==> flow/design.v <==
module RstGen(
    input           clk,
    input           asrst_n,
    output wire     srst_n
);
reg  asrst_n_d1, asrst_n_d2;
always @(posedge clk or negedge asrst_n) begin
    if (!asrst_n) begin
        asrst_n_d1 <= 1'b0;
        asrst_n_d2 <= 1'b0;
    end
    else begin
        asrst_n_d1 <= asrst_n;
        asrst_n_d2 <= asrst_n_d1;
    end
end
assign srst_n = asrst_n_d2;
endmodule
module RoundRobinArbiter(
    input wire clk,
    input wire asrst,            
    input wire en,
    input wire [2:0] req_vld,
    output reg [2:0] o_grant
);
reg [2:0] last_grant;            
always @(*) begin
    if (en)
        case (last_grant)
            'b001: begin
                if      (req_vld[1]) o_grant = 3'b010;
                else if (req_vld[2]) o_grant = 3'b100;
                else if (req_vld[0]) o_grant = 3'b001;
                else                 o_grant = 3'b000;
            end
            'b010: begin
                if      (req_vld[2]) o_grant = 3'b100;
                else if (req_vld[0]) o_grant = 3'b001;
                else if (req_vld[1]) o_grant = 3'b010;
                else                 o_grant = 3'b000;
            end
            'b100: begin
                if      (req_vld[0]) o_grant = 3'b001;
                else if (req_vld[1]) o_grant = 3'b010;
                else if (req_vld[2]) o_grant = 3'b100;
                else                 o_grant = 3'b000;
            end
            default: o_grant <= 3'b000;
        endcase
    else
        o_grant <= 3'b000;
end
always @(posedge clk or posedge asrst) begin
    if (asrst) last_grant <= 'b100;
    else if (en && (| req_vld)) begin
        last_grant <= o_grant;
    end
end
endmodule
module SyncFIFO #(
    parameter DEPTH = 192,
    parameter WIDTH = 8
)(
    input                           clk,
    input                           asrst,   
    input                           wren,    
    input           [WIDTH-1:0]     wrdata,  
    output   wire                   full,    
    input                           rden,    
    output   reg    [WIDTH-1:0]     rddata,  
    output   wire                   empty    
);
localparam ADDR_WIDTH = $clog2(DEPTH);       
reg  [WIDTH-1:0] mem [0:DEPTH-1];            
reg  [ADDR_WIDTH-1:0] wrptr;                 
reg  [ADDR_WIDTH-1:0] rdptr;
reg  [ADDR_WIDTH:0] cnt;                     
always @(posedge clk or posedge asrst) begin
    if (asrst) begin
        rdptr  <= 'd0;
        rddata <= 'd0;
    end 
    else if (rden && !empty) begin
        rddata <= mem[rdptr];
        if (rdptr < DEPTH - 1) 
            rdptr <= rdptr + 'd1;
        else rdptr <= 'd0;
    end
end
always @(posedge clk or posedge asrst) begin
    if (asrst) begin
        wrptr <= 'd0;
    end 
    else if (wren && !full) begin
        mem[wrptr] <= wrdata;
        if (wrptr < DEPTH - 1) 
            wrptr <= wrptr + 'd1;
        else wrptr <= 'd0;
    end
end
always @(posedge clk or posedge asrst) begin
    if (asrst) 
        cnt <= 'd0;
    else if ((wren && !full) && !(rden && !empty))
        cnt <= cnt + 'd1;
    else if (!(wren && !full) && (rden && !empty))
        cnt <= cnt - 'd1;
end
assign full = (cnt == DEPTH);
assign empty = (cnt == 0);
endmodule
module SyncFIFO_Bypass #(
    parameter   DEPTH = 8,
    parameter   WIDTH = 64
)(
    input                       CLK,
    input                       Reset,       
    input                       i_WrEn,      
    input       [WIDTH-1:0]     i_WrData,    
    output wire                 o_Valid,     
    output wire [WIDTH-1:0]     o_Data,
    input                       i_Grant,
    output wire                 o_Grant
);
wire                    fifo_wren, fifo_rden;
wire                    fifo_empty;
wire  [WIDTH-1:0]       fifo_wrdata, fifo_rddata;
reg   [WIDTH-1:0]       i_WrData_reg;        
reg                     i_Grant_reg;         
reg                     fifo_empty_reg;      
always @(posedge CLK) begin
    i_WrData_reg <= i_WrData;
    i_Grant_reg  <= i_Grant;
    fifo_empty_reg <= fifo_empty;
end
assign o_Valid = i_Grant_reg;
assign fifo_wren = (i_WrEn && i_Grant && fifo_empty) ? 0 : i_WrEn;
assign fifo_wrdata = i_WrData;
assign fifo_rden = i_Grant;
assign o_Grant = fifo_empty ? i_WrEn : 1;
assign o_Data  = (i_Grant_reg && fifo_empty_reg) ? i_WrData_reg : fifo_rddata;
SyncFIFO #(
    .DEPTH      ( DEPTH         ),
    .WIDTH      ( WIDTH         )
)u_SyncFIFO(
    .clk        ( CLK           ),
    .asrst      ( Reset         ),
    .wren       ( fifo_wren     ),
    .wrdata     ( fifo_wrdata   ),
    .full       (               ),
    .rden       ( fifo_rden     ),
    .rddata     ( fifo_rddata   ),
    .empty      ( fifo_empty    )
);
endmodule
module PassC #(
    parameter WIDTH = 8
)(
    input                       CLK,
    input                       Reset,       
    input                       i_WrEn,      
    input       [WIDTH-1:0]     i_WrData,    
    output reg                  o_Valid,     
    output reg  [WIDTH-1:0]     o_Data,
    input                       i_Grant,
    output wire                 o_Grant
);
assign o_Grant = i_WrEn;
always @(posedge CLK or posedge Reset) begin
    if (Reset)
        o_Valid <= 'd0;
    else
        o_Valid <= i_Grant;
end
always @(posedge CLK or posedge Reset) begin
    if (Reset)
        o_Data  <= 'd0;
    else if (i_Grant)
        o_Data  <= i_WrData;
end
endmodule
module ArbTop #(
    parameter   FIFO_DEPTH = 8,
    parameter   WIDTH = 64
)(
    input                       CLK,
    input                       ASynReset_N,
    input                       i_DataValid_A, i_DataValid_B, i_DataValid_C,
    input       [WIDTH-1:0]     i_DataIn_A,    i_DataIn_B,    i_DataIn_C,
    input                       i_DataGrant_D,
    output wire                 o_DataValid_D,
    output wire [WIDTH-1:0]     o_DataOut_D,
    output wire                 o_DataGrant_A, o_DataGrant_B, o_DataGrant_C
);
wire                SynReset_N;
wire  [2:0]         arb_req, arb_grant;
wire                PassA_DataVld, PassB_DataVld, PassC_DataVld;
wire  [WIDTH-1:0]   PassA_Data,    PassB_Data,    PassC_Data;
assign {o_DataGrant_C, o_DataGrant_B, o_DataGrant_A} = arb_grant;
assign o_DataValid_D = (PassA_DataVld || PassB_DataVld || PassC_DataVld);
assign o_DataOut_D = PassA_DataVld ? PassA_Data :
                     PassB_DataVld ? PassB_Data :
                     PassC_DataVld ? PassC_Data :
                     0;
RstGen u_RstGen(
    .clk        ( CLK           ),
    .asrst_n    ( ASynReset_N   ),
    .srst_n     ( SynReset_N    )
);
RoundRobinArbiter u_RoundRobinArbiter(
    .clk        ( CLK           ),
    .asrst      ( ~SynReset_N   ),
    .en         ( i_DataGrant_D ),
    .req_vld    ( arb_req       ),
    .o_grant    ( arb_grant     )
);
SyncFIFO_Bypass #(
    .DEPTH      ( FIFO_DEPTH    ),
    .WIDTH      ( WIDTH         )
) u_PassA (
    .CLK        ( CLK           ),
    .Reset      ( ~SynReset_N   ),
    .i_Grant    ( arb_grant[0]  ),
    .i_WrEn     ( i_DataValid_A ),
    .i_WrData   ( i_DataIn_A    ),
    .o_Grant    ( arb_req[0]    ),
    .o_Valid    ( PassA_DataVld ),
    .o_Data     ( PassA_Data    )
);
SyncFIFO_Bypass #(
    .DEPTH      ( FIFO_DEPTH    ),
    .WIDTH      ( WIDTH         )
) u_PassB (
    .CLK        ( CLK           ),
    .Reset      ( ~SynReset_N   ),
    .i_Grant    ( arb_grant[1]  ),
    .i_WrEn     ( i_DataValid_B ),
    .i_WrData   ( i_DataIn_B    ),
    .o_Grant    ( arb_req[1]    ),
    .o_Valid    ( PassB_DataVld ),
    .o_Data     ( PassB_Data    )
);
PassC #(
    .WIDTH      ( WIDTH         )
)u_PassC (
    .CLK        ( CLK           ),
    .Reset      ( ~SynReset_N   ),
    .i_Grant    ( arb_grant[2]  ),
    .i_WrEn     ( i_DataValid_C ),
    .i_WrData   ( i_DataIn_C    ),
    .o_Grant    ( arb_req[2]    ),
    .o_Valid    ( PassC_DataVld ),
    .o_Data     ( PassC_Data    )
);
endmodule
======== Tool chain data of ArbTop ========
Tool output for the design above before and after an edit, in the order of the flow.
Lines under "original" count in the file above, lines under "edited" in the edited file.
"change": "edited" minus "original" as printed here. "relative change": 100 x difference / "original".
Operators carry their Yosys type and port widths (W data, S select, Z words).
Not given: -
set-up
  design top .............................. ArbTop
  clock input ............................. CLK
  library ................................. sky130hd
  library corner .......................... tt_025C_1v80

======== Diff ========
Unified diff, file above to edited file.
This change comes from a script, not from a designer. The edited design behaves differently; no optimisation was intended.
begin of diff
@@ -22,5 +22,5 @@
     input wire en,
     input wire [2:0] req_vld,
-    output reg [2:0] o_grant
+    output reg [1:0] o_grant
 );
 reg [2:0] last_grant;            
end of diff

======== Elaborated design ========
Counts by Yosys on the flattened word-level netlist (proc, flatten, opt, wreduce). Print and check cells are left out. Cells with the same type and inputs are merged into one.
bit counts
  element                  original  edited  change  relative change (%)
  bits in registers        1,374     1,309   -65     -4.73
  input bits               198       198     0       0.00
  output and inout bits    68        68      0       0.00
  cells after elaboration  160       153     -7      -4.38
operators by class
  element                           original  edited  change  relative change (%)
  add/sub/neg operators             8         8       0       0.00
  $lt $le $gt $ge                   4         4       0       0.00
  equality and inequality tests     33        33      0       0.00
  multiplexer cells                 30        26      -4      -13.33
  reductions and logical operators  50        49      -1      -2.00
operators by type and width
  kind                original  edited  change  relative change (%)
  $mux W3             12        4       -8      -66.67
  $mux W2             1         6       +5      +500.00
  $mux W64            5         4       -1      -20.00
  $logic_or A1 B1 Y1  2         1       -1      -50.00
  $pmux W3 S3         1         0       -1      -100.00
  $pmux W2 S3         0         1       +1      -
Unchanged operator kinds not shown: 18.

======== Longest topological paths ========
Depth = most cells in a row (Yosys ltp): at word level without a register or memory, in the mapped netlist without a sequential cell, where the memories' decode and read muxes count.
logic depth
  element                       original  edited  change  relative change (%)
  depth after elaboration       15        15      0       0.00
  ABC_AREA                      0         0       -       -
  depth in mapped cells         15        15      0       0.00
  mapped depth without buffers  11        13      +2      +18.18

======== Mapped cells and area ========
Source: synth_stat.txt of the flow (Yosys; design flattened, memories mapped). It holds for the ABC_AREA given above (unset counts as 0); a run with the other value may have another netlist.
synthesis totals
  element                         original  edited    change    relative change (%)
  cells in the netlist            2,997     2,872     -125      -4.17
  synthesis area (µm²)            51,852.2  47,927.2  -3,925.0  -7.57
  area of sequential cells (µm²)  38,848.5  37,221.9  -1,626.6  -4.19
  mapped flip-flops               1,374     1,309     -65       -4.73
  buffers                         202       190       -12       -5.94
cells by type
  type                       original  edited  change  relative change (%)
  sky130_fd_sc_hd__nand2_1   72        276     +204    +283.33
  sky130_fd_sc_hd__mux2_2    346       177     -169    -48.84
  sky130_fd_sc_hd__a22o_1    104       14      -90     -86.54
  sky130_fd_sc_hd__o21ai_0   5         86      +81     +1,620.00
  sky130_fd_sc_hd__a22oi_1   103       28      -75     -72.82
  sky130_fd_sc_hd__nand3_1   4         76      +72     +1,800.00
  sky130_fd_sc_hd__dfrtp_1   217       152     -65     -29.95
  sky130_fd_sc_hd__o21ai_1   0         64      +64     -
  sky130_fd_sc_hd__a222oi_1  86        141     +55     +63.95
  sky130_fd_sc_hd__a21oi_1   114       60      -54     -47.37
  sky130_fd_sc_hd__nor2_1    74        28      -46     -62.16
  sky130_fd_sc_hd__a221o_1   57        17      -40     -70.18
  sky130_fd_sc_hd__a32oi_1   0         32      +32     -
  sky130_fd_sc_hd__nand4_1   1         32      +31     +3,100.00
  sky130_fd_sc_hd__mux2_4    26        0       -26     -100.00
  sky130_fd_sc_hd__inv_1     40        16      -24     -60.00
  sky130_fd_sc_hd__a21o_1    12        35      +23     +191.67
  sky130_fd_sc_hd__a31oi_1   41        19      -22     -53.66
Unchanged cell types not shown: 11.
Not every row of either side is listed.
By module: a second synthesis without flattening, with its own total; a netlist apart from the flattened one above.
second synthesis, totals
  element                             original  edited    change  relative change (%)
  cells (unflattened synthesis)       3,222     3,217     -5      -0.16
  area (unflattened synthesis) (µm²)  53,233.6  53,132.2  -101.4  -0.19
Rows give one instance, submodules left out.
by module, original
  module             times used  cells  area (µm²)  seq. area (µm²)
  SyncFIFO           2           1,240  22,042.4    17,226.5
  SyncFIFO_Bypass    2           139    2,168.3     1,321.3
  PassC (WIDTH=64)   1           138    2,715.1     1,626.6
  ArbTop             1           293    1,737.9     0.0
  RoundRobinArbiter  1           31     309.0       76.3
  RstGen             1           2      50.0        50.0
by module, edited
  module             times used  cells  area (µm²)  seq. area (µm²)
  SyncFIFO           2           1,240  22,042.4    17,226.5
  SyncFIFO_Bypass    2           139    2,168.3     1,321.3
  PassC (WIDTH=64)   1           138    2,715.1     1,626.6
  ArbTop             1           295    1,749.2     0.0
  RoundRobinArbiter  1           24     196.4       76.3
  RstGen             1           2      50.0        50.0

======== Timing after synthesis ========
Path of least setup slack by OpenSTA after synthesis, without wires, with an ideal clock, recovery checks aside; 20% of the period is set as input and as output delay. Where synthesis merged equal registers, the netlist keeps one of their names.
path after synthesis
  element                        original                               edited                                 change  relative change (%)
  path kind                      flip-flop to flip-flop                 flip-flop to flip-flop                 -       -
  start point                    register u_RstGen.asrst_n_d2           register u_RstGen.asrst_n_d2           -       -
  end point                      register u_PassA.u_SyncFIFO.mem[1][0]  register u_PassB.u_SyncFIFO.mem[4][0]  -       -
  clock period (ns)              6.0                                    6.0                                    0.0     0.00
  library setup time (ns)        0.661                                  0.429                                  -0.232  -
  time at the first pin (ns)     0.000                                  0.000                                  0.000   -
  data arrival time (ns)         12.377                                 5.736                                  -6.641  -53.66
  data required time (ns)        5.339                                  5.571                                  +0.232  +4.35
  slack (ns)                     -7.038                                 -0.165                                 +6.873  -
  delay of the path (ns)         13.038                                 6.165                                  -6.873  -52.72
  stages                         3                                      3                                      0       0.00
  buffers on the path            0                                      0                                      0       -
  synthesis period reached (ns)  13.038                                 6.165                                  -6.873  -52.72
"delay of the path" = arrival - input delay + setup time.
"stages" counts driving pins, that of a launching flip-flop among them; a cell with two outputs on the path counts twice.
"synthesis period reached" is the clock period less the worst setup slack; recovery checks do not enter. This is arithmetic on one report: input and output delays are still those of the set period (20% each).
Between the ends stands the longest chain of elaborated cells between them, by number of cells; it is not shown to be the way that was timed. Of several equally long chains one is given.
A line is the first line of the expression or statement that the cell stems from. Yosys adds cells for indexed reads and writes and turns some case tables into memories.
between the ends, after synthesis, original
  path through ............................ sky130_fd_sc_hd__dfrtp_1 sky130_fd_sc_hd__nand2_1 sky130_fd_sc_hd__o41ai_1
  cells in the longest elaborated chain ... 1
  elaborated cells between the ends (all ways) .. 1
  source lines of those cells ............. 0
  those cells by class .................... reduce/logical (1)
RTL lines, path after synthesis, original
  element            line  RTL
  from (decl)        6     reg  asrst_n_d1, asrst_n_d2;
  from (assign)      10    asrst_n_d2 <= 1'b0;
  from (assign)      14    asrst_n_d2 <= asrst_n_d1;
  $reduce_and A3 Y1  -
  to (assign)        95    mem[wrptr] <= wrdata;
  to (decl)          74    reg  [WIDTH-1:0] mem [0:DEPTH-1];
between the ends, after synthesis, edited
  path through ............................ sky130_fd_sc_hd__dfrtp_1 sky130_fd_sc_hd__and2_1 sky130_fd_sc_hd__and3_1
  cells in the longest elaborated chain ... 1
  elaborated cells between the ends (all ways) .. 1
  source lines of those cells ............. 0
  those cells by class .................... reduce/logical (1)
RTL lines, path after synthesis, edited
  element            line  RTL
  from (decl)        6     reg  asrst_n_d1, asrst_n_d2;
  from (assign)      10    asrst_n_d2 <= 1'b0;
  from (assign)      14    asrst_n_d2 <= asrst_n_d1;
  $reduce_and A3 Y1  -
  to (assign)        95    mem[wrptr] <= wrdata;
  to (decl)          74    reg  [WIDTH-1:0] mem [0:DEPTH-1];

======== Worst path after layout ========
Path of least setup slack in the final report of the runs of pair A (OpenROAD, finished layout, wires in). Where an end is a register, its clock arrival counts in the times.
path post-layout
  element                     original                            edited                           change  relative change (%)
  path kind                   flip-flop to output port            flip-flop to output port         -       -
  start point                 register u_PassA.u_SyncFIFO.cnt[3]  register u_PassB.fifo_empty_reg  -       -
  end point                   output port o_DataGrant_B           output port o_DataOut_D[63]      -       -
  clock period (ns)           6.0                                 6.0                              0.0     0.00
  external output delay (ns)  1.20                                1.20                             0.00    0.00
  time at the first pin (ns)  0.73                                0.73                             0.00    0.00
  data arrival time (ns)      3.70                                3.63                             -0.07   -1.89
  data required time (ns)     4.80                                4.80                             0.00    0.00
  slack (ns)                  1.10                                1.17                             +0.07   -
  stages                      6                                   4                                -2      -33.33
  buffers on the path         1                                   1                                0       0.00
Between the ends stands the longest chain of elaborated cells between them, by number of cells; it is not shown to be the way that was timed. Of several equally long chains one is given.
A register here has more assigning lines than the two given.
between the ends, post-layout, original
  path through ............................ sky130_fd_sc_hd__dfrtp_1 sky130_fd_sc_hd__or4_1 sky130_fd_sc_hd__a2111oi_4 sky130_fd_sc_hd__nor2_1 sky130_fd_sc_hd__nor3_1 sky130_fd_sc_hd__clkdlybuf4s50_1
  cells in the longest elaborated chain ... 6
  elaborated cells between the ends (all ways) .. 7
  source lines of those cells ............. 7
  those cells by class .................... mux (6); reduce/logical (1)
RTL lines, path post-layout, original
  element           line  RTL
  from (decl)       77    reg  [ADDR_WIDTH:0] cnt;
  from (assign)     105   cnt <= cnt + 'd1;
  from (assign)     107   cnt <= cnt - 'd1;
  $logic_not A4 Y1  110   assign empty = (cnt == 0);
  $mux W1           140   assign o_Grant = fifo_empty ? i_WrEn : 1;
  $mux W3           38    else if (req_vld[0]) o_grant = 3'b001;
  $mux W3           37    if      (req_vld[2]) o_grant = 3'b100;
  $pmux W3 S3       29    case (last_grant)
  $mux W3           28    if (en)
  to (decl)         193   output wire                 o_DataGrant_A, o_DataGrant_B, o_DataGrant_C
between the ends, post-layout, edited
  path through ............................ sky130_fd_sc_hd__dfxtp_4 sky130_fd_sc_hd__mux2i_1 sky130_fd_sc_hd__o21ai_0 sky130_fd_sc_hd__clkdlybuf4s50_1
  cells in the longest elaborated chain ... 4
  elaborated cells between the ends (all ways) .. 4
  source lines of those cells ............. 3
  those cells by class .................... mux (3); reduce/logical (1)
RTL lines, path post-layout, edited
  element              line  RTL
  from (decl)          130   reg                     fifo_empty_reg;
  from (assign)        134   fifo_empty_reg <= fifo_empty;
  $logic_and A1 B1 Y1  141   assign o_Data  = (i_Grant_reg && fifo_empty_reg) ? i_WrData_reg : fifo_rddata;
  $mux W64             141
  $mux W64             202   PassB_DataVld ? PassB_Data :
  $mux W64             201   assign o_DataOut_D = PassA_DataVld ? PassA_Data :
  to (decl)            192   output wire [WIDTH-1:0]     o_DataOut_D,

======== Measured runs ========
Both versions went through the flow (Yosys, OpenROAD) with the same settings in each pair. Constraints: input delay and output delay 20% of the set period each, output load 0.01 pF.
flow settings, pair A
  CORE_UTILIZATION ........................ 40
  period_ns ............................... 6.0
  CAP_MARGIN .............................. 20
  CORE_MARGIN ............................. 2
  SLEW_MARGIN ............................. 20
measured results, pair A
  element                             original   edited     change    relative change (%)
  synthesis area (µm²)                51,852.2   47,927.2   -3,925.0  -7.57
  full die area (µm²)                 132,525.0  122,602.0  -9,923.0  -7.49
  std-cell area (final layout) (µm²)  61,566.5   56,401.6   -5,164.9  -8.39
  utilization (%)                     47.7       47.6       -0.1      -
  setup slack of the worst path (ns)  1.102      1.168      +0.066    -
  final setup TNS (ns)                0.000      0.000      0.000     -
  total power after layout (mW)       22.015     20.650     -1.365    -6.20
  period reached (ns)                 4.898      4.832      -0.066    -1.35
flow settings, pair B
  CAP_MARGIN .............................. 25
  CELL_PAD_IN_SITES_DETAIL_PLACEMENT ...... 0
  CORE_ASPECT_RATIO ....................... 1.22
  CORE_MARGIN ............................. 4
  CORE_UTILIZATION ........................ 33
  CTS_CLUSTER_DIAMETER .................... 316
  GPL_ROUTABILITY_DRIVEN .................. 1
  GPL_TIMING_DRIVEN ....................... 0
  period_ns ............................... 2.98
  SLEW_MARGIN ............................. 20
measured results, pair B
  element                             original   edited     change     relative change (%)
  synthesis area (µm²)                51,852.2   47,927.2   -3,925.0   -7.57
  full die area (µm²)                 163,564.0  151,425.0  -12,139.0  -7.42
  std-cell area (final layout) (µm²)  65,751.8   59,712.3   -6,039.5   -9.19
  utilization (%)                     42.2       41.4       -0.8       -
  setup slack of the worst path (ns)  -0.235     -0.004     +0.231     -
  final setup TNS (ns)                -6.232     -0.004     +6.228     -
  total power after layout (mW)       45.639     43.275     -2.364     -5.18
  period reached (ns)                 3.215      2.984      -0.231     -7.19
"period reached" is the run's clock period less its worst setup slack. It is reckoned from that one timing run; input and output delays stay at 20% of the period that was set.
"total power after layout" rests on the timing tool's default activity at the inputs, not on a simulated workload.
